==> flow/design.v <==
module fpu_add_pipe(
    input aclk,
    input [15:0] s_axis_a_tdata,                
    input [15:0] s_axis_b_tdata,                
    input s_axis_a_tvalid,
    input s_axis_b_tvalid,
    output reg [15:0] m_axis_result_tdata,               
    output  m_axis_result_tvalid
    );
    reg [1:0] error_num;
    reg is_ready_out;
    reg [14:0] sum_raw_1;
    reg sum_raw_zero_1;
    reg [4:0] l_e_1;
    reg [4:0] l_e_0_1;
    reg [10:0] l_m_1; 
    reg l_s_1;
    reg is_valid_ain_1, is_valid_bin_1;
    reg [15:0] opa_1, opb_1;
    reg s_zero_1;
    reg [1:0] ls_zero_1;
    reg pos_add_neg_inf_1;
    reg guard_2;
    reg round_bit_2;
    reg sticky_2;
    reg [14:0] sum_raw_2;
    reg sum_raw_zero_2;
    reg [4:0] sum_e_0_2;
    reg [3:0] shift_m_2;
    reg e_subnormal_2;
    reg normalize_flag_2;
    reg [4:0] l_e_0_2;
    reg l_s_2;
    reg [4:0] l_e_2;
    reg [10:0] l_m_2; 
    reg is_valid_ain_2, is_valid_bin_2;
    reg [15:0] opa_2, opb_2;
    reg s_zero_2;
    reg [1:0] ls_zero_2;
    reg pos_add_neg_inf_2;
    reg guard_3;
    reg round_bit_3;
    reg sticky_3;
    reg [10:0] sum_normalize_3;
    reg [4:0] sum_e_3;
    reg l_s_3;
    reg [4:0] l_e_0_3;
    reg [10:0] l_m_3; 
    reg sum_raw_zero_3;
    reg is_valid_ain_3, is_valid_bin_3;
    reg [15:0] opa_3, opb_3;
    reg s_zero_3;
    reg [1:0] ls_zero_3;
    reg pos_add_neg_inf_3;
    wire opa_s;
    wire opb_s;
    wire [4:0] opa_e;
    wire [4:0] opb_e;
    wire [4:0] opa_e_s;
    wire [4:0] opb_e_s;
    wire [10:0] opa_m;
    wire [10:0] opb_m;
    wire subnormal_a;
    wire subnormal_b;
    wire is_valid_ain_0;
    wire is_valid_bin_0;
    wire [15:0] opa_0;
    wire [15:0] opb_0;
    assign opa_s = s_axis_a_tdata[15];
    assign opb_s = s_axis_b_tdata[15];
    assign subnormal_a = ~(|opa_e);
    assign subnormal_b = ~(|opb_e);
    assign opa_e = s_axis_a_tdata[14:10];
    assign opb_e = s_axis_b_tdata[14:10];
    assign opa_e_s = subnormal_a ? opa_e + 1 : opa_e;
    assign opb_e_s = subnormal_b ? opb_e + 1 : opb_e;
    assign opa_m = subnormal_a ? {1'b0, s_axis_a_tdata[9:0]} : {1'b1, s_axis_a_tdata[9:0]};
    assign opb_m = subnormal_b ? {1'b0, s_axis_b_tdata[9:0]} : {1'b1, s_axis_b_tdata[9:0]};
    assign is_valid_ain_0 = s_axis_a_tvalid;
    assign is_valid_bin_0 = s_axis_b_tvalid;
    assign opa_0 = s_axis_a_tdata;
    assign opb_0 = s_axis_b_tdata;
    wire opa_lt_opb = (opa_e > opb_e) ? 1 : ((opa_e == opb_e) && (s_axis_a_tdata[9:0] > s_axis_b_tdata[9:0])) ? 1 : 0;
    wire l_s = opa_lt_opb ? opa_s : opb_s;
    wire s_s = opa_lt_opb ? opb_s : opa_s;
    wire l_subnormal = opa_lt_opb ? subnormal_a : subnormal_b;
    wire s_subnormal = opa_lt_opb ? subnormal_b : subnormal_a;
    wire [4:0] l_e_0 = opa_lt_opb ? opa_e : opb_e;
    wire [4:0] s_e_0 = opa_lt_opb ? opb_e : opa_e;
    wire [4:0] l_e = opa_lt_opb ? opa_e_s : opb_e_s;
    wire [4:0] s_e = opa_lt_opb ? opb_e_s : opa_e_s;
    wire [10:0] l_m = opa_lt_opb ? opa_m : opb_m;
    wire [10:0] s_m = opa_lt_opb ? opb_m : opa_m;
    wire s_zero = s_subnormal && ~(|s_m[9:0]);
    wire [1:0] ls_zero = { l_s && s_s, (l_subnormal && ~(|l_m[9:0])) && s_zero };
    wire pos_add_neg_inf = (l_s ^ s_s) && (&s_e) && (~(|s_axis_a_tdata[9:0])&&~(|s_axis_b_tdata[9:0])); 
    wire [4:0] diff = l_e - s_e;
    wire [3:0] diff_e = diff > 4'd14 ? 4'd14 : diff;
    wire [13:0] s_m_shift_0 = {s_m, 3'b0};
    reg sticky;
    always@(*)begin
        case(diff_e)
        00: sticky = 1'b0;
        01: sticky = s_m_shift_0[0];
        02: sticky = |s_m_shift_0[01:0];
        03: sticky = |s_m_shift_0[02:0];
        04: sticky = |s_m_shift_0[03:0];
        05: sticky = |s_m_shift_0[04:0];
        06: sticky = |s_m_shift_0[05:0];
        07: sticky = |s_m_shift_0[06:0];
        08: sticky = |s_m_shift_0[07:0];
        09: sticky = |s_m_shift_0[08:0];
        10: sticky = |s_m_shift_0[09:0];
        11: sticky = |s_m_shift_0[10:0];
        12: sticky = |s_m_shift_0[11:0];
        13: sticky = |s_m_shift_0[12:0];
        default: sticky = |s_m_shift_0[13:0];
        endcase
    end
    wire [13:0] s_m_shift_1 = s_m_shift_0 >> diff_e;
    wire [13:0] s_m_shift = {s_m_shift_1[13:1], s_m_shift_1[0] | sticky};
    wire sub_add_flag = s_s ^ l_s;
    wire [13:0] l_m_longer = {l_m, 3'b0};
    wire [14:0] sum_raw = sub_add_flag ? l_m_longer - s_m_shift : l_m_longer + s_m_shift;
    wire sum_raw_zero = ~(|sum_raw);
    wire normalize_flag = sum_raw_1[14];
    wire [5:0] e_right_shift = l_e_1 + 1;   
    wire [4:0] sum_e_right = e_right_shift[5] ? 5'b11111 : e_right_shift[4:0];
    wire [4:0] sum_e_0 = normalize_flag ? sum_e_right : l_e_1; 
    wire [10:0] sum_for_normalize = normalize_flag ? sum_raw_1[13:4] : sum_raw_1[12:3];
    wire [3:0] shift_m_0;
    LZC_for_fadd_new U0_shift_module(sum_raw_1[13:3], shift_m_0);
    wire guard_0 = normalize_flag ? sum_raw_1[3] : sum_raw_1[2];
    wire round_bit_0 = normalize_flag ? sum_raw_1[2] : sum_raw_1[1];
    wire sticky_n_0 = normalize_flag ? (sum_raw_1[1] | sum_raw_1[0]) : sum_raw_1[0];
    wire e_subnormal = (sum_e_0 <= shift_m_0 && ~normalize_flag) || (sum_e_0==1 && l_e_0_1==0);
    wire [3:0] shift_m = (sum_e_0 == 1 || normalize_flag) ? 0 : 
                        e_subnormal ? l_e_1 - 1 : shift_m_0;
    wire guard;
    wire round_bit;
    Rounding_bit_gen U0_rounding_module(shift_m, guard_0, round_bit_0, guard, round_bit);
    wire [14:0] sum_normalize_00 = sum_raw_2 << shift_m_2;
    wire [10:0] sum_normalize_0 = normalize_flag_2 ? sum_raw_2[13:4] : sum_normalize_00[12:3];
    wire [4:0] sum_e = (e_subnormal_2 && ~sum_normalize_00[13])? sum_e_0_2 - shift_m_2 - 1 : sum_e_0_2 - shift_m_2;
    wire [10:0] sum_m = (guard_3 && (round_bit_3 | sticky_3 | sum_normalize_3[0])) ? sum_normalize_3 + 1 :
                                                                                sum_normalize_3;
    wire [4:0] sum_e_f = sum_m[10] ? sum_e_3 + 1 : sum_e_3;
    reg [15:0] sum_f;
    reg [15:0] sum_ff;
    reg [4:0] sum_e_ff;
    reg pos_add_neg_inf_ff;
    reg vld_ff;
    always@(posedge aclk)begin
        sum_f <= pos_add_neg_inf_3 ? 16'hfe00 :
            ls_zero_3[0] ? {ls_zero_3[1], 15'b0} : 16'hffff;
        sum_ff <= s_zero_3 | (&l_e_0_3) ? {l_s_3, l_e_0_3, l_m_3[9:0]} : 
            sum_raw_zero_3 ? 16'b0 :
            &sum_e_f ? {l_s_3, sum_e_f, 10'b0} : {l_s_3, sum_e_f, sum_m[9:0]};     
        sum_e_ff <= sum_e_f;   
        pos_add_neg_inf_ff <= pos_add_neg_inf_3;
        vld_ff <= is_valid_ain_3 & is_valid_bin_3;
    end
    reg [15:0] sum_fff;
    reg [15:0] sum_e_fff;
    reg pos_add_neg_inf_fff;
    reg vld_fff;
    always@(posedge aclk)begin
        sum_fff <= &sum_f ? sum_ff : sum_f;
        sum_e_fff <= sum_e_ff;
        pos_add_neg_inf_fff <= pos_add_neg_inf_ff;
        vld_fff <= vld_ff;
    end
    always@(posedge aclk)begin
        m_axis_result_tdata <= sum_fff;
        is_ready_out <= vld_fff;
        error_num <= (&(sum_fff[14:10]) && |(sum_fff[9:0])) | pos_add_neg_inf_fff ? 1:(&(sum_fff[14:10]) && ~(|sum_fff[9:0])) ? 2:0;
    end
    assign m_axis_result_tvalid = ~(|error_num) && is_ready_out;
    always@(posedge aclk)begin
        l_e_1 <= l_e;
        l_e_0_1 <= l_e_0;
        l_m_1 <= l_m;
        l_s_1 <= l_s;
        sum_raw_1 <= sum_raw;
        sum_raw_zero_1 <= sum_raw_zero;
        is_valid_ain_1 <= is_valid_ain_0;
        is_valid_bin_1 <= is_valid_bin_0;
        opa_1 <= opa_0;
        opb_1 <= opb_0;
        s_zero_1 <= s_zero;
        ls_zero_1 <= ls_zero;
        pos_add_neg_inf_1 <= pos_add_neg_inf;
    end
    always@(posedge aclk)begin
        sum_raw_2 <= sum_raw_1;
        sum_raw_zero_2 <= sum_raw_zero_1;
        sum_e_0_2 <= sum_e_0;
        guard_2 <= guard;
        round_bit_2 <= round_bit;
        sticky_2 <= sticky_n_0;
        shift_m_2 <= shift_m;
        e_subnormal_2 <= e_subnormal;
        normalize_flag_2 <= normalize_flag;
        l_e_0_2 <= l_e_0_1;
        l_s_2 <= l_s_1;
        l_e_2 <= l_e_1;
        l_m_2 <= l_m_1;
        is_valid_ain_2 <= is_valid_ain_1;
        is_valid_bin_2 <= is_valid_bin_1;
        opa_2 <= opa_1;
        opb_2 <= opb_1;
        s_zero_2 <= s_zero_1;
        ls_zero_2 <= ls_zero_1;
        pos_add_neg_inf_2 <= pos_add_neg_inf_1;             
    end
    always@(posedge aclk)begin
        guard_3 <= guard_2;
        round_bit_3 <= round_bit_2;
        sticky_3 <= sticky_2;
        sum_normalize_3 <= sum_normalize_0;
        sum_raw_zero_3 <= sum_raw_zero_2;
        sum_e_3 <= sum_e;
        l_s_3 <= l_s_2;
        l_e_0_3 <= l_e_0_2;
        l_m_3 <= l_m_2;
        is_valid_ain_3 <= is_valid_ain_2;
        is_valid_bin_3 <= is_valid_bin_2;
        opa_3 <= opa_2;
        opb_3 <= opb_2;
        s_zero_3 <= s_zero_2;
        ls_zero_3 <= ls_zero_2;
        pos_add_neg_inf_3 <= pos_add_neg_inf_2;        
    end
endmodule
module LZC_for_fadd_new(
    input wire [10:0] op,
    output wire [3:0] shift_cnt
    );
    assign shift_cnt =
    op[10] ? 0 :
    op[9] ? 1 :
    op[8] ? 2 :
    op[7] ? 3 :
    op[6] ? 4 :
    op[5] ? 5 :
    op[4] ? 6 :
    op[3] ? 7 :
    op[2] ? 8 :
    op[1] ? 9 :
    op[0] ? 10:
    11;
endmodule
module Rounding_bit_gen(
    input wire [3:0] shift_m,
    input wire guard_i,
    input wire round_bit_i,
    output wire guard_o,
    output wire round_bit_o
    );
    reg guard;
    reg round_bit;
    always@(*)begin
        case(shift_m)
        0: begin 
            guard = guard_i; 
            round_bit = round_bit_i;
        end
        1: begin
            guard = round_bit_i;
            round_bit = 0;
        end
        default: begin
            guard = 0;
            round_bit = 0;
        end
        endcase
    end
    assign guard_o = guard;
    assign round_bit_o = round_bit;
endmodule
module fpu_sub_pipe(
    input aclk,
    input [15:0] s_axis_a_tdata,                
    input [15:0] s_axis_b_tdata,                
    input s_axis_a_tvalid,
    input s_axis_b_tvalid,
    output reg [15:0] m_axis_result_tdata,               
    output  m_axis_result_tvalid
    );
    reg is_ready_out;
    reg [1:0] error_num;
    reg [14:0] sum_raw_1;
    reg sum_raw_zero_1;
    reg [4:0] l_e_1;
    reg [4:0] l_e_0_1;
    reg [10:0] l_m_1; 
    reg f_s_1;
    reg l_s_1;
    reg is_valid_ain_1, is_valid_bin_1;
    reg [15:0] opa_1, opb_1;
    reg s_zero_1;
    reg [1:0] ls_zero_1;
    reg pos_add_neg_inf_1;
    reg guard_2;
    reg round_bit_2;
    reg sticky_2;
    reg [14:0] sum_raw_2;
    reg sum_raw_zero_2;
    reg [4:0] sum_e_0_2;
    reg [3:0] shift_m_2;
    reg e_subnormal_2;
    reg normalize_flag_2;
    reg [4:0] l_e_0_2;
    reg f_s_2;
    reg l_s_2;
    reg [4:0] l_e_2;
    reg [10:0] l_m_2; 
    reg is_valid_ain_2, is_valid_bin_2;
    reg [15:0] opa_2, opb_2;
    reg s_zero_2;
    reg [1:0] ls_zero_2;
    reg pos_add_neg_inf_2;
    reg guard_3;
    reg round_bit_3;
    reg sticky_3;
    reg [10:0] sum_normalize_3;
    reg [4:0] sum_e_3;
    reg f_s_3;
    reg l_s_3;
    reg [4:0] l_e_0_3;
    reg [10:0] l_m_3; 
    reg sum_raw_zero_3;
    reg is_valid_ain_3, is_valid_bin_3;
    reg [15:0] opa_3, opb_3;
    reg s_zero_3;
    reg [1:0] ls_zero_3;
    reg pos_add_neg_inf_3;
    wire opa_s;
    wire opb_s;
    wire [4:0] opa_e;
    wire [4:0] opb_e;
    wire [4:0] opa_e_s;
    wire [4:0] opb_e_s;
    wire [10:0] opa_m;
    wire [10:0] opb_m;
    wire subnormal_a;
    wire subnormal_b;
    wire is_valid_ain_0;
    wire is_valid_bin_0;
    wire [15:0] opa_0;
    wire [15:0] opb_0;
    assign opa_s = s_axis_a_tdata[15];
    assign opb_s = s_axis_b_tdata[15];
    assign subnormal_a = ~(|opa_e);
    assign subnormal_b = ~(|opb_e);
    assign opa_e = s_axis_a_tdata[14:10];
    assign opb_e = s_axis_b_tdata[14:10];
    assign opa_e_s = subnormal_a ? opa_e + 1 : opa_e;
    assign opb_e_s = subnormal_b ? opb_e + 1 : opb_e;
    assign opa_m = subnormal_a ? {1'b0, s_axis_a_tdata[9:0]} : {1'b1, s_axis_a_tdata[9:0]};
    assign opb_m = subnormal_b ? {1'b0, s_axis_b_tdata[9:0]} : {1'b1, s_axis_b_tdata[9:0]};
    assign is_valid_ain_0 = s_axis_a_tvalid;
    assign is_valid_bin_0 = s_axis_b_tvalid;
    assign opa_0 = s_axis_a_tdata;
    assign opb_0 = s_axis_b_tdata;
    wire opa_lt_opb = (opa_e > opb_e) ? 1 : ((opa_e == opb_e) && (s_axis_a_tdata[9:0] > s_axis_b_tdata[9:0])) ? 1 : 0;
    wire f_s = ((opa_lt_opb && ~opa_s) || (~opa_lt_opb && opb_s)) ? 0 : 1; 
    wire l_s = opa_lt_opb ? opa_s : opb_s;
    wire s_s = opa_lt_opb ? opb_s : opa_s;
    wire l_subnormal = opa_lt_opb ? subnormal_a : subnormal_b;
    wire s_subnormal = opa_lt_opb ? subnormal_b : subnormal_a;
    wire [4:0] l_e_0 = opa_lt_opb ? opa_e : opb_e;
    wire [4:0] s_e_0 = opa_lt_opb ? opb_e : opa_e;
    wire [4:0] l_e = opa_lt_opb ? opa_e_s : opb_e_s;
    wire [4:0] s_e = opa_lt_opb ? opb_e_s : opa_e_s;
    wire [10:0] l_m = opa_lt_opb ? opa_m : opb_m;
    wire [10:0] s_m = opa_lt_opb ? opb_m : opa_m;
    wire s_zero = s_subnormal && ~(|s_m[9:0]);
    wire [1:0] ls_zero = { l_s && s_s, (l_subnormal && ~(|l_m[9:0])) && s_zero };
    wire pos_add_neg_inf = (l_s ^ s_s) && (&s_e) && (~(|s_axis_a_tdata[9:0])&&~(|s_axis_b_tdata[9:0])); 
    wire [4:0] diff = l_e - s_e;
    wire [3:0] diff_e = diff > 4'd14 ? 4'd14 : diff;
    wire [13:0] s_m_shift_0 = {s_m, 3'b0};
    reg sticky;
    always@(*)begin
        case(diff_e)
        00: sticky = 1'b0;
        01: sticky = s_m_shift_0[0];
        02: sticky = |s_m_shift_0[01:0];
        03: sticky = |s_m_shift_0[02:0];
        04: sticky = |s_m_shift_0[03:0];
        05: sticky = |s_m_shift_0[04:0];
        06: sticky = |s_m_shift_0[05:0];
        07: sticky = |s_m_shift_0[06:0];
        08: sticky = |s_m_shift_0[07:0];
        09: sticky = |s_m_shift_0[08:0];
        10: sticky = |s_m_shift_0[09:0];
        11: sticky = |s_m_shift_0[10:0];
        12: sticky = |s_m_shift_0[11:0];
        13: sticky = |s_m_shift_0[12:0];
        default: sticky = |s_m_shift_0[13:0];
        endcase
    end
    wire [13:0] s_m_shift_1 = s_m_shift_0 >> diff_e;
    wire [13:0] s_m_shift = {s_m_shift_1[13:1], s_m_shift_1[0] | sticky};
    wire sub_add_flag = s_s ^ l_s;
    wire [13:0] l_m_longer = {l_m, 3'b0};
    wire [14:0] sum_raw = sub_add_flag ? l_m_longer + s_m_shift : l_m_longer - s_m_shift;
    wire sum_raw_zero = ~(|sum_raw);
    wire normalize_flag = sum_raw_1[14];
    wire [5:0] e_right_shift = l_e_1 + 1;   
    wire [4:0] sum_e_right = e_right_shift[5] ? 5'b11111 : e_right_shift[4:0];
    wire [4:0] sum_e_0 = normalize_flag ? sum_e_right : l_e_1; 
    wire [10:0] sum_for_normalize = normalize_flag ? sum_raw_1[13:4] : sum_raw_1[12:3];
    wire [3:0] shift_m_0;
    LZC_for_fadd_new U0_shift_module(sum_raw_1[13:3], shift_m_0);
    wire guard_0 = normalize_flag ? sum_raw_1[3] : sum_raw_1[2];
    wire round_bit_0 = normalize_flag ? sum_raw_1[2] : sum_raw_1[1];
    wire sticky_n_0 = normalize_flag ? (sum_raw_1[1] | sum_raw_1[0]) : sum_raw_1[0];
    wire e_subnormal = (sum_e_0 <= shift_m_0 && ~normalize_flag) || (sum_e_0==1 && l_e_0_1==0);
    wire [3:0] shift_m = (sum_e_0 == 1 || normalize_flag) ? 0 : 
                        e_subnormal ? l_e_1 - 1 : shift_m_0;
    wire guard;
    wire round_bit;
    Rounding_bit_gen U0_rounding_module(shift_m, guard_0, round_bit_0, guard, round_bit);
    wire [14:0] sum_normalize_00 = sum_raw_2 << shift_m_2;
    wire [10:0] sum_normalize_0 = normalize_flag_2 ? sum_raw_2[13:4] : sum_normalize_00[12:3];
    wire [4:0] sum_e = (e_subnormal_2 && ~sum_normalize_00[13])? sum_e_0_2 - shift_m_2 - 1 : sum_e_0_2 - shift_m_2;
    wire [10:0] sum_m = (guard_3 && (round_bit_3 | sticky_3 | sum_normalize_3[0])) ? sum_normalize_3 + 1 :
                                                                                sum_normalize_3;
    wire [4:0] sum_e_f = sum_m[10] ? sum_e_3 + 1 : sum_e_3;
    reg [15:0] sum_f;
    reg [15:0] sum_ff;
    reg [4:0] sum_e_ff;
    reg pos_add_neg_inf_ff;
    reg vld_ff;
    always@(posedge aclk)begin
        sum_f <= pos_add_neg_inf_3 ? 16'hfe00 :
            ls_zero_3[0] ? {ls_zero_3[1], 15'b0} : 16'hffff;
        sum_ff <= s_zero_3 | (&l_e_0_3) ? {f_s_3, l_e_0_3, l_m_3[9:0]} : 
            sum_raw_zero_3 ? 16'b0 :
            &sum_e_f ? {f_s_3, sum_e_f, 10'b0} : {f_s_3, sum_e_f, sum_m[9:0]};     
        sum_e_ff <= sum_e_f;   
        pos_add_neg_inf_ff <= pos_add_neg_inf_3;
        vld_ff <= is_valid_ain_3 & is_valid_bin_3;
    end
    reg [15:0] sum_fff;
    reg [15:0] sum_e_fff;
    reg pos_add_neg_inf_fff;
    reg vld_fff;
    always@(posedge aclk)begin
        sum_fff <= &sum_f ? sum_ff : sum_f;
        sum_e_fff <= sum_e_ff;
        pos_add_neg_inf_fff <= pos_add_neg_inf_ff;
        vld_fff <= vld_ff;
    end
    always@(posedge aclk)begin
        m_axis_result_tdata <= sum_fff;
        is_ready_out <= vld_fff;
        error_num <= (&(sum_fff[14:10]) && |(sum_fff[9:0])) | pos_add_neg_inf_fff ? 1:(&(sum_fff[14:10]) && ~(|sum_fff[9:0])) ? 2:0;
    end
    assign m_axis_result_tvalid = ~(|error_num) && is_ready_out;
    always@(posedge aclk)begin
        l_e_1 <= l_e;
        l_e_0_1 <= l_e_0;
        l_m_1 <= l_m;
        l_s_1 <= l_s;
        f_s_1 <= f_s;
        sum_raw_1 <= sum_raw;
        sum_raw_zero_1 <= sum_raw_zero;
        is_valid_ain_1 <= is_valid_ain_0;
        is_valid_bin_1 <= is_valid_bin_0;
        opa_1 <= opa_0;
        opb_1 <= opb_0;
        s_zero_1 <= s_zero;
        ls_zero_1 <= ls_zero;
        pos_add_neg_inf_1 <= pos_add_neg_inf;
    end
    always@(posedge aclk)begin
        sum_raw_2 <= sum_raw_1;
        sum_raw_zero_2 <= sum_raw_zero_1;
        sum_e_0_2 <= sum_e_0;
        guard_2 <= guard;
        round_bit_2 <= round_bit;
        sticky_2 <= sticky_n_0;
        shift_m_2 <= shift_m;
        e_subnormal_2 <= e_subnormal;
        normalize_flag_2 <= normalize_flag;
        l_e_0_2 <= l_e_0_1;
        l_s_2 <= l_s_1;
        f_s_2 <= f_s_1;
        l_e_2 <= l_e_1;
        l_m_2 <= l_m_1;
        is_valid_ain_2 <= is_valid_ain_1;
        is_valid_bin_2 <= is_valid_bin_1;
        opa_2 <= opa_1;
        opb_2 <= opb_1;
        s_zero_2 <= s_zero_1;
        ls_zero_2 <= ls_zero_1;
        pos_add_neg_inf_2 <= pos_add_neg_inf_1;             
    end
    always@(posedge aclk)begin
        guard_3 <= guard_2;
        round_bit_3 <= round_bit_2;
        sticky_3 <= sticky_2;
        sum_normalize_3 <= sum_normalize_0;
        sum_raw_zero_3 <= sum_raw_zero_2;
        sum_e_3 <= sum_e;
        l_s_3 <= l_s_2;
        f_s_3 <= f_s_2;
        l_e_0_3 <= l_e_0_2;
        l_m_3 <= l_m_2;
        is_valid_ain_3 <= is_valid_ain_2;
        is_valid_bin_3 <= is_valid_bin_2;
        opa_3 <= opa_2;
        opb_3 <= opb_2;
        s_zero_3 <= s_zero_2;
        ls_zero_3 <= ls_zero_2;
        pos_add_neg_inf_3 <= pos_add_neg_inf_2;        
    end
endmodule
module fpu_mul_pipe(
    input aclk,
    input [15:0] s_axis_a_tdata,   
    input [15:0] s_axis_b_tdata,   
    input s_axis_a_tvalid,
    input s_axis_b_tvalid,
    output reg [15:0] m_axis_result_tdata,  
    output m_axis_result_tvalid
    );
    reg is_ready_out;
    reg [1:0] error_num;
    reg [6:0] opa_e_s_1, opb_e_s_1;
    reg [10:0] opa_m_s_1, opb_m_s_1;
    reg opa_s_1, opb_s_1;
    reg is_valid_ain_1, is_valid_bin_1;
    reg zero_mul_1;
    reg [1:0] nan_mul_1;
    reg [15:0] opa_1, opb_1;
    reg [6:0] mul_e_2;
    reg mul_s_2;
    reg [21:0] mul_m_raw_2;
    reg is_valid_ain_2, is_valid_bin_2;
    reg zero_mul_2;
    reg [1:0] nan_mul_2;    
    reg [15:0] opa_2, opb_2;
    reg [6:0] mul_e_test_3;
    reg [21:0] mul_m_raw_3;
    reg [21:0] mul_normalize_test_3;
    reg [6:0] mul_e_3;
    reg mul_s_3;
    reg is_valid_ain_3, is_valid_bin_3;
    reg zero_mul_3;
    reg [1:0] nan_mul_3;    
    reg [15:0] opa_3, opb_3;
    reg [11:0] mul_normalize_4;
    reg sticky_4;
    reg ovf_4;
    reg mul_s_4;
    reg round_up_or_not_4;
    reg [6:0] mul_e_test_f_4;
    reg is_valid_ain_4, is_valid_bin_4;
    reg zero_mul_4;
    reg [1:0] nan_mul_4;    
    reg [15:0] opa_4, opb_4;
    wire ovf;
    wire opa_s, opb_s;
    wire [4:0] opa_e, opb_e;
    wire [6:0] opa_e_n, opb_e_n;
    wire [6:0] opa_e_s, opb_e_s;
    wire [10:0] opa_m, opb_m;
    wire [10:0] opa_m_s, opb_m_s;
    wire subnormal_a, subnormal_b;
    wire nan_a, nan_b;
    wire is_valid_ain_0, is_valid_bin_0;
    wire [15:0] opa_0, opb_0;
    assign opa_s = s_axis_a_tdata[15];
    assign opb_s = s_axis_b_tdata[15];
    assign subnormal_a = ~(|opa_e);
    assign subnormal_b = ~(|opb_e);
    assign opa_e = s_axis_a_tdata[14:10];
    assign opb_e = s_axis_b_tdata[14:10];
    assign opa_e_n = opa_e - 7'd15;
    assign opb_e_n = opb_e - 7'd15;
    assign nan_a = &opa_e;
    assign nan_b = &opb_e;
    assign opa_m = subnormal_a ? {1'b0, s_axis_a_tdata[9:0]} : {1'b1, s_axis_a_tdata[9:0]};
    assign opb_m = subnormal_b ? {1'b0, s_axis_b_tdata[9:0]} : {1'b1, s_axis_b_tdata[9:0]};
    assign is_valid_ain_0 = s_axis_a_tvalid;
    assign is_valid_bin_0 = s_axis_b_tvalid;
    assign opa_0 = s_axis_a_tdata;
    assign opb_0 = s_axis_b_tdata;
    wire [3:0] shift_a;
    wire [3:0] shift_b;
    LZC_for_fmul_pipe U1_shift_module(opa_m, shift_a);
    LZC_for_fmul_pipe U2_shift_module(opb_m, shift_b);
    assign opa_m_s = subnormal_a ? opa_m << shift_a : opa_m;
    assign opb_m_s = subnormal_b ? opb_m << shift_b : opb_m;
    assign opa_e_s = subnormal_a ? opa_e_n + 1 - shift_a : opa_e_n;
    assign opb_e_s = subnormal_b ? opb_e_n + 1 - shift_b : opb_e_n;
    wire zero_mul = (~(|opa_e) && ~(|s_axis_a_tdata[9:0])) | (~(|opb_e) && ~(|s_axis_b_tdata[9:0]));
    wire [1:0] nan_mul = {nan_a, nan_b};
    wire [6:0] mul_e = opb_e_s + opa_e_s + 1;
    wire mul_s = opa_s ^ opb_s;
    wire [21:0] mul_m_raw = opa_m_s * opb_m_s;
    wire normalize_flag = mul_m_raw_2[21];
    wire [3:0] shift_m_0;
    LZC_for_fmul_pipe U0_shift_module(mul_m_raw_2[21:11], shift_m_0);
    wire [4:0] shift_m_test = normalize_flag ? 0 : shift_m_0;
    wire [21:0] mul_normalize_test = mul_m_raw_2 << shift_m_test;
    wire [6:0] mul_e_test = mul_e_2 - shift_m_test;
    wire right_normalize_flag = $signed(mul_e_test_3) < -14;
    wire [6:0] right_shift = right_normalize_flag ? -14 - mul_e_test_3 : 0;
    reg [6:0] right_sft_ff;
    reg [6:0] mul_e_test_33;
    reg [21:0] mul_normalize_test_33;
    reg [21:0] mul_m_raw_33;
    reg [6:0] mul_e_33;
    reg [1:0] nan_mul_33;
    reg mul_s_33;
    reg is_valid_ain_33, is_valid_bin_33;
    reg zero_mul_33;
    reg [15:0] opa_33, opb_33;
    always@(posedge aclk) begin
        right_sft_ff <= right_shift;
        mul_e_test_33 <= mul_e_test_3;
        mul_normalize_test_33 <= mul_normalize_test_3;
        mul_m_raw_33 <= mul_m_raw_3;
        mul_e_33 <= mul_e_3;
        nan_mul_33 <= nan_mul_3;
        mul_s_33 <= mul_s_3;
        is_valid_ain_33 <= is_valid_ain_3;
        is_valid_bin_33 <= is_valid_bin_3;
        zero_mul_33 <= zero_mul_3;
        opa_33 <= opa_3;
        opb_33 <= opb_3; 
    end
    wire [6:0] mul_e_test_f = mul_e_test_33 + right_sft_ff;
    wire [21:0] mul_normalize_test_right = mul_normalize_test_33 >> right_sft_ff;
    wire or_result;
    assign or_result = |mul_normalize_test_33[9:0];
    reg sticky;
    always@(*)begin
        case(right_sft_ff)
        7'd00: sticky = or_result;
        01: sticky = mul_normalize_test_33[10] | or_result;
        02: sticky = |mul_normalize_test_33[11:10] | or_result;
        03: sticky = |mul_normalize_test_33[12:10] | or_result;
        04: sticky = |mul_normalize_test_33[13:10] | or_result;
        05: sticky = |mul_normalize_test_33[14:10] | or_result;
        06: sticky = |mul_normalize_test_33[15:10] | or_result;
        07: sticky = |mul_normalize_test_33[16:10] | or_result;
        08: sticky = |mul_normalize_test_33[17:10] | or_result;
        09: sticky = |mul_normalize_test_33[18:10] | or_result;
        10: sticky = |mul_normalize_test_33[19:10] | or_result;
        11: sticky = |mul_normalize_test_33[20:10] | or_result;
        default: sticky = |mul_normalize_test_33[21:10] | or_result;
        endcase
    end
    reg [6:0] right_sft_fff;
    reg [6:0] mul_e_test_ff;
    reg [21:0]  mul_normalize_test_right_f;
    reg [21:0] mul_m_raw_333;
    reg [6:0] mul_e_333;
    reg [1:0] nan_mul_333;
    reg sticky_333;
    reg mul_s_333;
    reg is_valid_ain_333, is_valid_bin_333;
    reg zero_mul_333;
    reg [15:0] opa_333, opb_333;
    always@(posedge aclk)begin
        right_sft_fff <= right_sft_ff;
        mul_e_test_ff <= mul_e_test_f;
        mul_normalize_test_right_f <= mul_normalize_test_right;
        mul_m_raw_333 <= mul_m_raw_33;
        sticky_333 <= sticky;
        mul_e_333 <= mul_e_33;
        nan_mul_333 <= nan_mul_33;
        mul_s_333 <= mul_s_33;
        is_valid_ain_333 <= is_valid_ain_33;
        is_valid_bin_333 <= is_valid_bin_33;
        zero_mul_333 <= zero_mul_33;
        opa_333 <= opa_33;
        opb_333 <= opb_33; 
    end
    wire ovf_1 = (mul_m_raw_333[21] && (& (mul_e_333 + 15))) || (|nan_mul_333) ? 1 : 0;
    wire [10:0] round_bits = mul_normalize_test_right_f[10:0];
    wire last_mantissa = mul_normalize_test_right_f[11];
    wire [9:0] round_bits_nos = round_bits[9:0];
    reg round_up_or_not;
    always@(*)begin
        if(round_bits[10] == 1 && ((|round_bits_nos) | sticky_333))begin
            round_up_or_not = 1;
        end
        else if(round_bits[10] == 1 && (~(|round_bits_nos))) begin
            round_up_or_not = last_mantissa ? 1:0;
        end
        else begin
            round_up_or_not = 0;
        end        
    end
    wire [11:0] mul_normalize = ovf_1 ? 11'b0 :
                mul_normalize_test_right_f[21:11] + round_up_or_not; 
    always@(posedge aclk)begin
        ovf_4 <= ovf_1;
        mul_normalize_4 <= mul_normalize;
        mul_s_4 <= mul_s_333;
        mul_e_test_f_4 <= mul_e_test_ff;
        is_valid_ain_4 <= is_valid_ain_333;
        is_valid_bin_4 <= is_valid_bin_333;
        zero_mul_4 <= zero_mul_333;
        nan_mul_4 <= nan_mul_333;  
        opa_4 <= opa_333;
        opb_4 <= opb_333;     
    end
    wire [6:0] mul_e_f = mul_normalize_4[11] ? mul_e_test_f_4 + 1: mul_e_test_f_4;
    wire [6:0] mul_e_ff = mul_e_f + 15;
    wire ovf_f = $signed(mul_e_ff) > 30;
    wire [6:0] mul_e_fff = $signed(mul_e_ff[4:0]) == 1 && ~mul_normalize_4[10] ? 6'd0 :
                            mul_e_ff;
    wire [15:0] mul_r = {mul_s_4, mul_e_fff[4:0], mul_normalize_4[9:0]};
    reg [6:0] mul_e_fff1;
    reg ovf_f1;
    reg [15:0] mul_r_f;
    reg mul_s_5;
    reg is_valid_ain_5, is_valid_bin_5;
    reg zero_mul_5;
    reg [1:0] nan_mul_5;    
    reg [15:0] opa_5, opb_5;
    always@(posedge aclk)begin
        mul_e_fff1 <= mul_e_fff;
        ovf_f1 <= ovf_f | ovf_4;
        mul_r_f <= mul_r;
        is_valid_ain_5 <= is_valid_ain_4;
        is_valid_bin_5 <= is_valid_bin_4;
        zero_mul_5 <= zero_mul_4;
        nan_mul_5 <= nan_mul_4;  
        mul_s_5 <= mul_s_4;
        opa_5 <= opa_4;
        opb_5 <= opb_4;  
    end
    wire [15:0] mul_f;
    assign mul_f = nan_mul_5[1] ? {mul_s_5, opa_5[14:0]} :
                nan_mul_5[0] && ~nan_mul_5[1] ? {mul_s_5, opb_5[14:0]} : 
                zero_mul_5 ? {mul_s_5, 15'b0} : 
                ovf_f1 && ~(|nan_mul_5) ? {mul_s_5, 5'b11111, 10'b0} : 
                mul_r_f;
    always@(posedge aclk)begin
        m_axis_result_tdata <= mul_f;
        error_num <= (ovf_f1 && |(mul_f[9:0])) ? 1 : 
                    (ovf_f1 && ~(|mul_f[9:0])) ? 2 : 0;
        is_ready_out <= is_valid_ain_5 & is_valid_bin_5;
    end
    assign m_axis_result_tvalid = ~(|error_num) && is_ready_out;
    always@(posedge aclk)begin
        mul_e_2 <= mul_e;
        mul_s_2 <= mul_s;
        mul_m_raw_2 <= mul_m_raw;
        is_valid_ain_2 <= is_valid_ain_0;
        is_valid_bin_2 <= is_valid_bin_0;
        zero_mul_2 <= zero_mul;
        nan_mul_2 <= nan_mul;
        opa_2 <= opa_0;
        opb_2 <= opb_0;
    end
    always @(posedge aclk) begin
        mul_s_3 <= mul_s_2;
        mul_e_test_3 <= mul_e_test;
        mul_m_raw_3 <= mul_m_raw_2;
        mul_normalize_test_3 <= mul_normalize_test;
        mul_e_3 <= mul_e_2;
        is_valid_ain_3 <= is_valid_ain_2;
        is_valid_bin_3 <= is_valid_bin_2;
        zero_mul_3 <= zero_mul_2;
        nan_mul_3 <= nan_mul_2;  
        opa_3 <= opa_2;
        opb_3 <= opb_2;         
    end
endmodule
module LZC_for_fmul_pipe(
    input wire [10:0] op,
    output wire [3:0] shift_cnt
    );
    assign shift_cnt =
    op[10] ? 0 :
    op[9] ? 1 :
    op[8] ? 2 :
    op[7] ? 3 :
    op[6] ? 4 :
    op[5] ? 5 :
    op[4] ? 6 :
    op[3] ? 7 :
    op[2] ? 8 :
    op[1] ? 9 :
    op[0] ? 10:
    11;
endmodule
module fpu_comp_large(
    input aclk,
    input [15:0] s_axis_a_tdata,                
    input [15:0] s_axis_b_tdata,                
    input s_axis_a_tvalid,
    input s_axis_b_tvalid,
    output [7:0] m_axis_result_tdata,               
    output reg m_axis_result_tvalid
    );
    wire opa_s;
    wire opb_s;
    wire [4:0] opa_e;
    wire [4:0] opb_e;
    wire [4:0] opa_e_s;
    wire [4:0] opb_e_s;
    wire [10:0] opa_m;
    wire [10:0] opb_m;
    wire [15:0] opa_0;
    wire [15:0] opb_0;
    reg [15:0] opa_1;
    reg [15:0] opb_1;
    wire is_valid_ain_0, is_valid_bin_0;
    reg is_valid_ain_1, is_valid_bin_1;
    reg is_ready_out;
    reg [1:0] error_num;
    assign opa_s = s_axis_a_tdata[15];
    assign opb_s = s_axis_b_tdata[15];
    assign opa_e = s_axis_a_tdata[14:10];
    assign opb_e = s_axis_b_tdata[14:10];
    assign opa_m = s_axis_a_tdata[9:0];
    assign opb_m = s_axis_b_tdata[9:0];
    assign opa_0 = s_axis_a_tdata;
    assign opb_0 = s_axis_b_tdata;
    assign is_valid_ain_0 = s_axis_a_tvalid;
    assign is_valid_bin_0 = s_axis_b_tvalid;
    wire a_e_b = ~(| (s_axis_a_tdata ^ s_axis_b_tdata));
    wire s_a_g_b = (~opa_s) & opb_s;
    wire s_a_e_b = ~(opa_s ^ opb_s);
    wire e_a_g_b = (opa_e > opb_e);
    wire e_a_l_b = (opa_e < opb_e);
    wire e_a_e_b = (opa_e == opb_e);
    wire m_a_g_b = (opa_m > opb_m);
    wire m_a_l_b = (opa_m < opb_m);
    reg con1;
    reg con2;
    reg con3;
    reg con4;
    reg con5;
    reg con6;
    always@(posedge aclk)begin
        con1 <= a_e_b;
        con2 <= ~a_e_b & s_a_g_b;
        con3 <= ~a_e_b & s_a_e_b & (~opa_s) & e_a_g_b;
        con4 <= ~a_e_b & s_a_e_b & (~opa_s) & e_a_e_b & m_a_g_b;
        con5 <= ~a_e_b & s_a_e_b & opa_s & e_a_l_b;
        con6 <= ~a_e_b & s_a_e_b & opa_s & e_a_e_b & m_a_l_b;     
        opa_1 <= opa_0;
        opb_1 <= opb_0;   
        is_valid_ain_1 <= is_valid_ain_0;
        is_valid_bin_1 <= is_valid_bin_0;
    end
    assign m_axis_result_tdata = (con1 | con2 | con3 | con4 | con5 | con6) ? 8'b00000001 : 8'b00000000;
    always@(*)begin
        m_axis_result_tvalid = is_valid_ain_1 & is_valid_bin_1;
        is_ready_out = m_axis_result_tvalid;
    end
endmodule
module fpu16_top(
    input         aclk,
    input  [15:0] a,
    input  [15:0] b,
    input         a_valid,
    input         b_valid,
    output [15:0] add_result,
    output        add_valid,
    output [15:0] sub_result,
    output        sub_valid,
    output [15:0] mul_result,
    output        mul_valid,
    output [7:0]  cmp_result,
    output        cmp_valid
    );
    fpu_add_pipe u_add(
        .aclk(aclk),
        .s_axis_a_tdata(a), .s_axis_b_tdata(b),
        .s_axis_a_tvalid(a_valid), .s_axis_b_tvalid(b_valid),
        .m_axis_result_tdata(add_result), .m_axis_result_tvalid(add_valid));
    fpu_sub_pipe u_sub(
        .aclk(aclk),
        .s_axis_a_tdata(a), .s_axis_b_tdata(b),
        .s_axis_a_tvalid(a_valid), .s_axis_b_tvalid(b_valid),
        .m_axis_result_tdata(sub_result), .m_axis_result_tvalid(sub_valid));
    fpu_mul_pipe u_mul(
        .aclk(aclk),
        .s_axis_a_tdata(a), .s_axis_b_tdata(b),
        .s_axis_a_tvalid(a_valid), .s_axis_b_tvalid(b_valid),
        .m_axis_result_tdata(mul_result), .m_axis_result_tvalid(mul_valid));
    fpu_comp_large u_cmp(
        .aclk(aclk),
        .s_axis_a_tdata(a), .s_axis_b_tdata(b),
        .s_axis_a_tvalid(a_valid), .s_axis_b_tvalid(b_valid),
        .m_axis_result_tdata(cmp_result), .m_axis_result_tvalid(cmp_valid));
endmodule
-- Reports on fpu16_top
What the tools print for fpu16_top, step after step.
Lines are those of the file above, counted from 1.
Library cell names are shortened.
The mark n/a stands for no value.
- top: fpu16_top
- clock port: aclk
- library: sky130hd
- timing corner: tt_025C_1v80

-- Elaborated design
Yosys after proc, flatten, opt, wreduce and memory -nomap, before mapping. Enables and synchronous resets that opt folds into registers are not counted as muxes. Memory bits, and registers merged into a memory's read port (data or address), are not among the register bits. Print and check cells are not counted.
- noted bits in registers: 808
- noted input bits: 35
- noted output and inout port bits: 60
- word-level cells at 518
- add/subtract/negate cells at 30
- noted multiply operators: 1
- $lt $le $gt $ge at 10
- equality and inequality tests at 30
- noted shift operators: 7
- noted multiplexer cells: 125
- bitwise gates (word level) at 74
- reduce/logical cells at 97
- operator list (operator ; count):
    multiplier 11 x 11 -> 22 bit ; 1
    two-way mux 4 bit ; 50
    two-way mux 16 bit ; 10
    OR reduction 10 bit ; 10
    two-way mux 11 bit ; 8
    two-way mux 5 bit ; 12
    two-way mux 15 bit ; 3
    AND reduction 5 bit ; 8
    two-way mux 10 bit ; 4
    logical AND 1 bit ; 35
    AND reduction 32 bit ; 1
    bitwise OR 1 bit ; 30
    << shifter 15 x 4 -> 14 bit ; 2
    OR reduction 15 bit ; 2
    adder 7 x 1 -> 7 bit with constant B ; 4
    equality test 7 x 3 -> 1 bit with constant B ; 4
    equality test 7 x 4 -> 1 bit with constant B ; 4
    NOT 1 bit ; 27
    equality test 4 bit with constant B ; 6
    two-way mux 1 bit ; 23
    adder 10 x 1 -> 11 bit with constant B ; 2
    << shifter 11 x 4 -> 11 bit ; 2
    OR reduction 11 bit ; 2
    << shifter 22 x 5 -> 22 bit ; 1
    >> shifter 22 x 7 -> 22 bit ; 1
    two-way mux 7 bit ; 3
    > comparator 10 bit ; 2
    adder 5 x 1 -> 5 bit with constant B ; 4
Other operator kinds: 53; their cells: 113.

-- Longest topological paths
Longest topological path by Yosys (ltp), each cell counted once; first at word level (registers and memories cut), then after technology mapping (sequential cells cut; the memories' decode and read muxes count).
- depth after elaboration: 18
- noted ABC_AREA: 0
- noted mapped depth: 42
- depth with buffers taken out at 37

-- After synthesis
Source: synth_stat.txt of the flow (Yosys; design flattened, memories mapped). It holds for the ABC_AREA given above (unset counts as 0); a run with the other value may have another netlist.
- mapped cells at 3271
- synthesis area at 31221.2 um2
- sequential part of the area at 14073.5 um2
- mapped flip-flops at 703
- buffer cells: 142
- cells by type (cell type ; count ; area in all (um2)):
    dfxtp_1 ; 703 ; 1.41E+04
    ha_1 ; 176 ; 2.2E+03
    fa_1 ; 89 ; 1.78E+03
    nor2_1 ; 296 ; 1.11E+03
    nand2_1 ; 291 ; 1.09E+03
    mux2i_1 ; 98 ; 980.941
    inv_1 ; 255 ; 957.168
    a21oi_1 ; 173 ; 865.83
    o21ai_0 ; 152 ; 760.73
    xnor2_1 ; 66 ; 578.054
    xor2_1 ; 51 ; 446.678
    clkbuf_1 ; 117 ; 439.171
    mux2_2 ; 33 ; 371.606
    a211oi_1 ; 43 ; 322.81
    nor3_1 ; 62 ; 310.298
    nand3_1 ; 50 ; 250.24
    a21o_1 ; 33 ; 247.738
    nor2b_1 ; 35 ; 218.96
Not listed: further types 79, cells in them 548.
By module: a second synthesis without flattening, with its own total; a netlist apart from the flattened one above.
- cell total of the unflattened synthesis at 3996
- area (unflattened synthesis) at 37709.9 um2
Each row is one instance without its submodules.
- modules (module ; times used ; cells ; area (um2) ; seq. area (um2)):
    fpu_mul_pipe ; 1 ; 1722 ; 17550.6 ; 7907.6
    fpu_add_pipe ; 1 ; 1044 ; 9457.8 ; 3863.7
    fpu_sub_pipe ; 1 ; 1054 ; 9440.3 ; 3863.7
    fpu_comp_large ; 1 ; 83 ; 696.9 ; 160.2
    LZC_for_fmul_pipe ; 3 ; 17 ; 96.3 ; 0.0
    LZC_for_fadd_new ; 2 ; 17 ; 96.3 ; 0.0
    Rounding_bit_gen ; 2 ; 4 ; 41.3 ; 0.0
    fpu16_top ; 1 ; 0 ; 0.0 ; 0.0

-- Timing after synthesis
OpenSTA on the mapped netlist: ideal clock, no wires. The path of least setup slack (recovery checks aside). Input and output delay are each 20% of the period. Register names are those of the netlist, which keeps one name where synthesis merged equal registers.
- path kind: input port to flip-flop
- from: input port b[6]
- to: register u_sub.sum_raw_zero_1
- period: 8.0 ns
- noted external input delay: 1.600 ns
- library setup time: 0.087 ns
- time at the first pin at 1.600 ns
- data arrival time at 9.061 ns
- data required time: 7.913 ns
- setup slack at -1.148 ns
- delay of the path: 7.548 ns
- stages on the path at 36
- path buffers: 4
- synthesis period reached at 9.148 ns
"delay of the path" = arrival - input delay + setup time.
"stages on the path": output pins that drive a net of the path, with the launching flip-flop's if there is one; two outputs of one cell count as two.
"synthesis period reached" is the clock period less the worst setup slack; recovery checks do not enter. This is arithmetic on one report: input and output delays are still those of the set period (20% each).
The rows between start and end are the longest chain of elaborated cells between them; the timing report does not say that the signal goes this way. Where chains are equally long, one stands for them.
Each line given opens the expression or statement behind the cell; cells for indexed reads and writes are added by Yosys, which also makes memories of some case tables.
- cells stage by stage: clkbuf_1 inv_1 ha_1 and4_1 nand3_1 o21ai_1 nor2_1 o21ai_2 clkbuf_1 mux2i_1 ha_1 fa_1 nand2b_1 a21oi_1 xnor3_2 or2_1 buf_6 clkbuf_1 nand2_1 o22ai_1 or2_2 a221oi_1 ha_1 a21oi_1 o21bai_1 a21oi_1 o21bai_1 a21oi_1 o21ba_2 o21ai_0 a211oi_1 o22ai_1 a21boi_0 a2111o_1 nor4_1 nor4b_2
- length of the longest elaborated chain: 16
- noted elaborated cells on any way between the ends: 48
- those cells by class: 3 x add/sub; 2 x compare; 13 x eq/ne; 1 x shift; 12 x mux; 3 x logic; 14 x reduce/logical
- ends and longest elaborated chain, after synthesis (element ; RTL line ; source):
    start: declaration ; 868 ; input  [15:0] b,
    > comparator 10 bit ; 366 ; wire opa_lt_opb = (opa_e > opb_e) ? 1 : ((opa_e == opb_e) && (s_axis_a_tdata[9:0] > s_axis_b_tdata[9:0])) ? 1 ...
    logical AND 1 bit ; 366 ;
    two-way mux 1 bit (2 in a row) ; 366 ;
    two-way mux 5 bit ; 374 ; wire [4:0] l_e = opa_lt_opb ? opa_e_s : opb_e_s;
    subtractor 5 bit ; 381 ; wire [4:0] diff = l_e - s_e;
    > comparator 5 x 4 -> 1 bit ; 382 ; wire [3:0] diff_e = diff > 4'd14 ? 4'd14 : diff;
    two-way mux 4 bit ; 382 ;
    logical NOT 4 bit ; 386 ; case(diff_e)
    OR reduction 4 bit ; n/a ;
    case mux 1 bit (select 11 bit) ; 386 ;
    bitwise OR 1 bit ; 405 ; wire [13:0] s_m_shift = {s_m_shift_1[13:1], s_m_shift_1[0] | sticky};
    subtractor 14 x 14 -> 15 bit ; 408 ; wire [14:0] sum_raw = sub_add_flag ? l_m_longer + s_m_shift : l_m_longer - s_m_shift;
    two-way mux 15 bit ; 408 ;
    OR reduction 15 bit ; 409 ; wire sum_raw_zero = ~(|sum_raw);
    NOT 1 bit ; 409 ;
    end: assignment ; 470 ; sum_raw_zero_1 <= sum_raw_zero;
    end: declaration ; 293 ; reg sum_raw_zero_1;

-- Timing after layout
From the final timing report of run 1: the path of least setup slack in the routed layout; clock arrival at registers is part of the times.
- path kind: input port to flip-flop
- from: input port b[2]
- to: register u_mul.mul_m_raw_2[21]
- period: 8.0 ns
- noted external input delay: 1.60 ns
- library setup time: 0.07 ns
- time at the first pin at 1.60 ns
- data arrival time at 9.09 ns
- data required time: 8.54 ns
- setup slack at -0.55 ns
- stages on the path at 31
- path buffers: 4
The rows between start and end are the longest chain of elaborated cells between them; the timing report does not say that the signal goes this way. Where chains are equally long, one stands for them.
- cells stage by stage: clkdlybuf4s50_1 inv_2 nand2_1 a311o_1 a211oi_2 buf_4 buf_4 a21oi_2 mux2i_1 a21boi_0 o32ai_1 buf_4 nand2b_1 fa_1 fa_1 inv_1 fa_1 inv_1 fa_1 inv_1 fa_1 ha_1 o21ai_1 a21boi_1 o21ai_1 a21boi_2 o211a_1 o21a_1 o21a_1 o41ai_2 xnor2_1
- length of the longest elaborated chain: 13
- noted elaborated cells on any way between the ends: 13
- those cells by class: 1 x mul; 1 x shift; 11 x mux
- ends and longest elaborated chain, post-layout (element ; RTL line ; source):
    start: declaration ; 868 ; input  [15:0] b,
    two-way mux 11 bit ; 588 ; assign opb_m = subnormal_b ? {1'b0, s_axis_b_tdata[9:0]} : {1'b1, s_axis_b_tdata[9:0]};
    two-way mux 4 bit ; 793 ; op[2] ? 8 :
    two-way mux 4 bit ; 792 ; op[3] ? 7 :
    two-way mux 4 bit ; 791 ; op[4] ? 6 :
    two-way mux 4 bit ; 790 ; op[5] ? 5 :
    two-way mux 4 bit ; 789 ; op[6] ? 4 :
    two-way mux 4 bit ; 788 ; op[7] ? 3 :
    two-way mux 4 bit ; 787 ; op[8] ? 2 :
    two-way mux 4 bit ; 786 ; op[9] ? 1 :
    two-way mux 4 bit ; 785 ; op[10] ? 0 :
    << shifter 11 x 4 -> 11 bit ; 598 ; assign opb_m_s = subnormal_b ? opb_m << shift_b : opb_m;
    two-way mux 11 bit ; 598 ;
    multiplier 11 x 11 -> 22 bit ; 605 ; wire [21:0] mul_m_raw = opa_m_s * opb_m_s;
    end: assignment ; 758 ; mul_m_raw_2 <= mul_m_raw;
    end: declaration ; 542 ; reg [21:0] mul_m_raw_2;

Subject: flow runs of fpu16_top

Hi,

Flow measurements of fpu16_top on sky130hd: 3 stored runs with different settings, listed in no order. Input and output delays are each 20% of the period that was set; the output load is 0.01 pF.
"period reached" means the clock period less the worst setup slack. The figure is calculated, with input and output delays left at 20% of the set period.
"worst path time" means the part of the period allowed to the worst setup path (the constraints hold back 20% at inputs and 20% at outputs) less its slack; where the path has registers, the arrival times of their clocks count too.
"power consumption" rests on the timing tool's default activity at the inputs, not on a simulated workload.

Run 1
Settings were CORE_ASPECT_RATIO = 0.52; CORE_UTILIZATION = 40; GPL_ROUTABILITY_DRIVEN = 1; HOLD_SLACK_MARGIN = 0.17; SETUP_SLACK_MARGIN = -0.79; period_ns = 8.0; CAP_MARGIN = 20; CORE_MARGIN = 2; SLEW_MARGIN = 20
- noted the lowest hold slack: 0.317 ns
- noted the worst setup slack after layout: -0.552 ns
- noted the standard-cell area after layout: 38,274.2 um2
- noted the cell area after synthesis: 31,221.2 um2
- power consumption at 15,699 µW
- period reached: 8.552 ns
- worst path time: 6.95 ns
- critical path kind: input port to flip-flop
- noted the sum of negative setup slack: -2.293 ns
- post-layout utilization at 49.8%
- noted the die area: 80,425.2 um2

Run 2
Settings were CORE_UTILIZATION = 40; GPL_ROUTABILITY_DRIVEN = 0; HOLD_SLACK_MARGIN = 0.17; period_ns = 8.0; CAP_MARGIN = 20; CORE_MARGIN = 2; SLEW_MARGIN = 20
- noted the lowest hold slack: 0.302 ns
- noted the worst setup slack after layout: 0.145 ns
- noted the standard-cell area after layout: 39,898.3 um2
- noted the cell area after synthesis: 31,221.2 um2
- power consumption at 16,114 µW
- period reached: 7.855 ns
- worst path time: 6.26 ns
- critical path kind: input port to flip-flop
- noted the sum of negative setup slack: 0.000 ns
- post-layout utilization at 51.6%
- noted the die area: 80,304.2 um2

Run 3
Settings were ABC_AREA = 1; CELL_PAD_IN_SITES_DETAIL_PLACEMENT = 0; CELL_PAD_IN_SITES_GLOBAL_PLACEMENT = 1; CORE_ASPECT_RATIO = 0.94; CORE_UTILIZATION = 46; CTS_CLUSTER_DIAMETER = 249; CTS_CLUSTER_SIZE = 91; GPL_ROUTABILITY_DRIVEN = 0; GPL_TIMING_DRIVEN = 0; MAX_ROUTING_LAYER = met5; TNS_END_PERCENT = 95; period_ns = 13.8; CAP_MARGIN = 20; CORE_MARGIN = 2; SLEW_MARGIN = 20
- noted the lowest hold slack: 0.322 ns
- noted the worst setup slack after layout: 2.650 ns
- noted the standard-cell area after layout: 33,108.0 um2
- noted the cell area after synthesis: 30,799.5 um2
- power consumption at 7,289 µW
- period reached: 11.150 ns
- worst path time: 8.39 ns
- critical path kind: input port to flip-flop
- noted the sum of negative setup slack: 0.000 ns
- post-layout utilization at 50.2%
- noted the die area: 69,043.1 um2

Regards
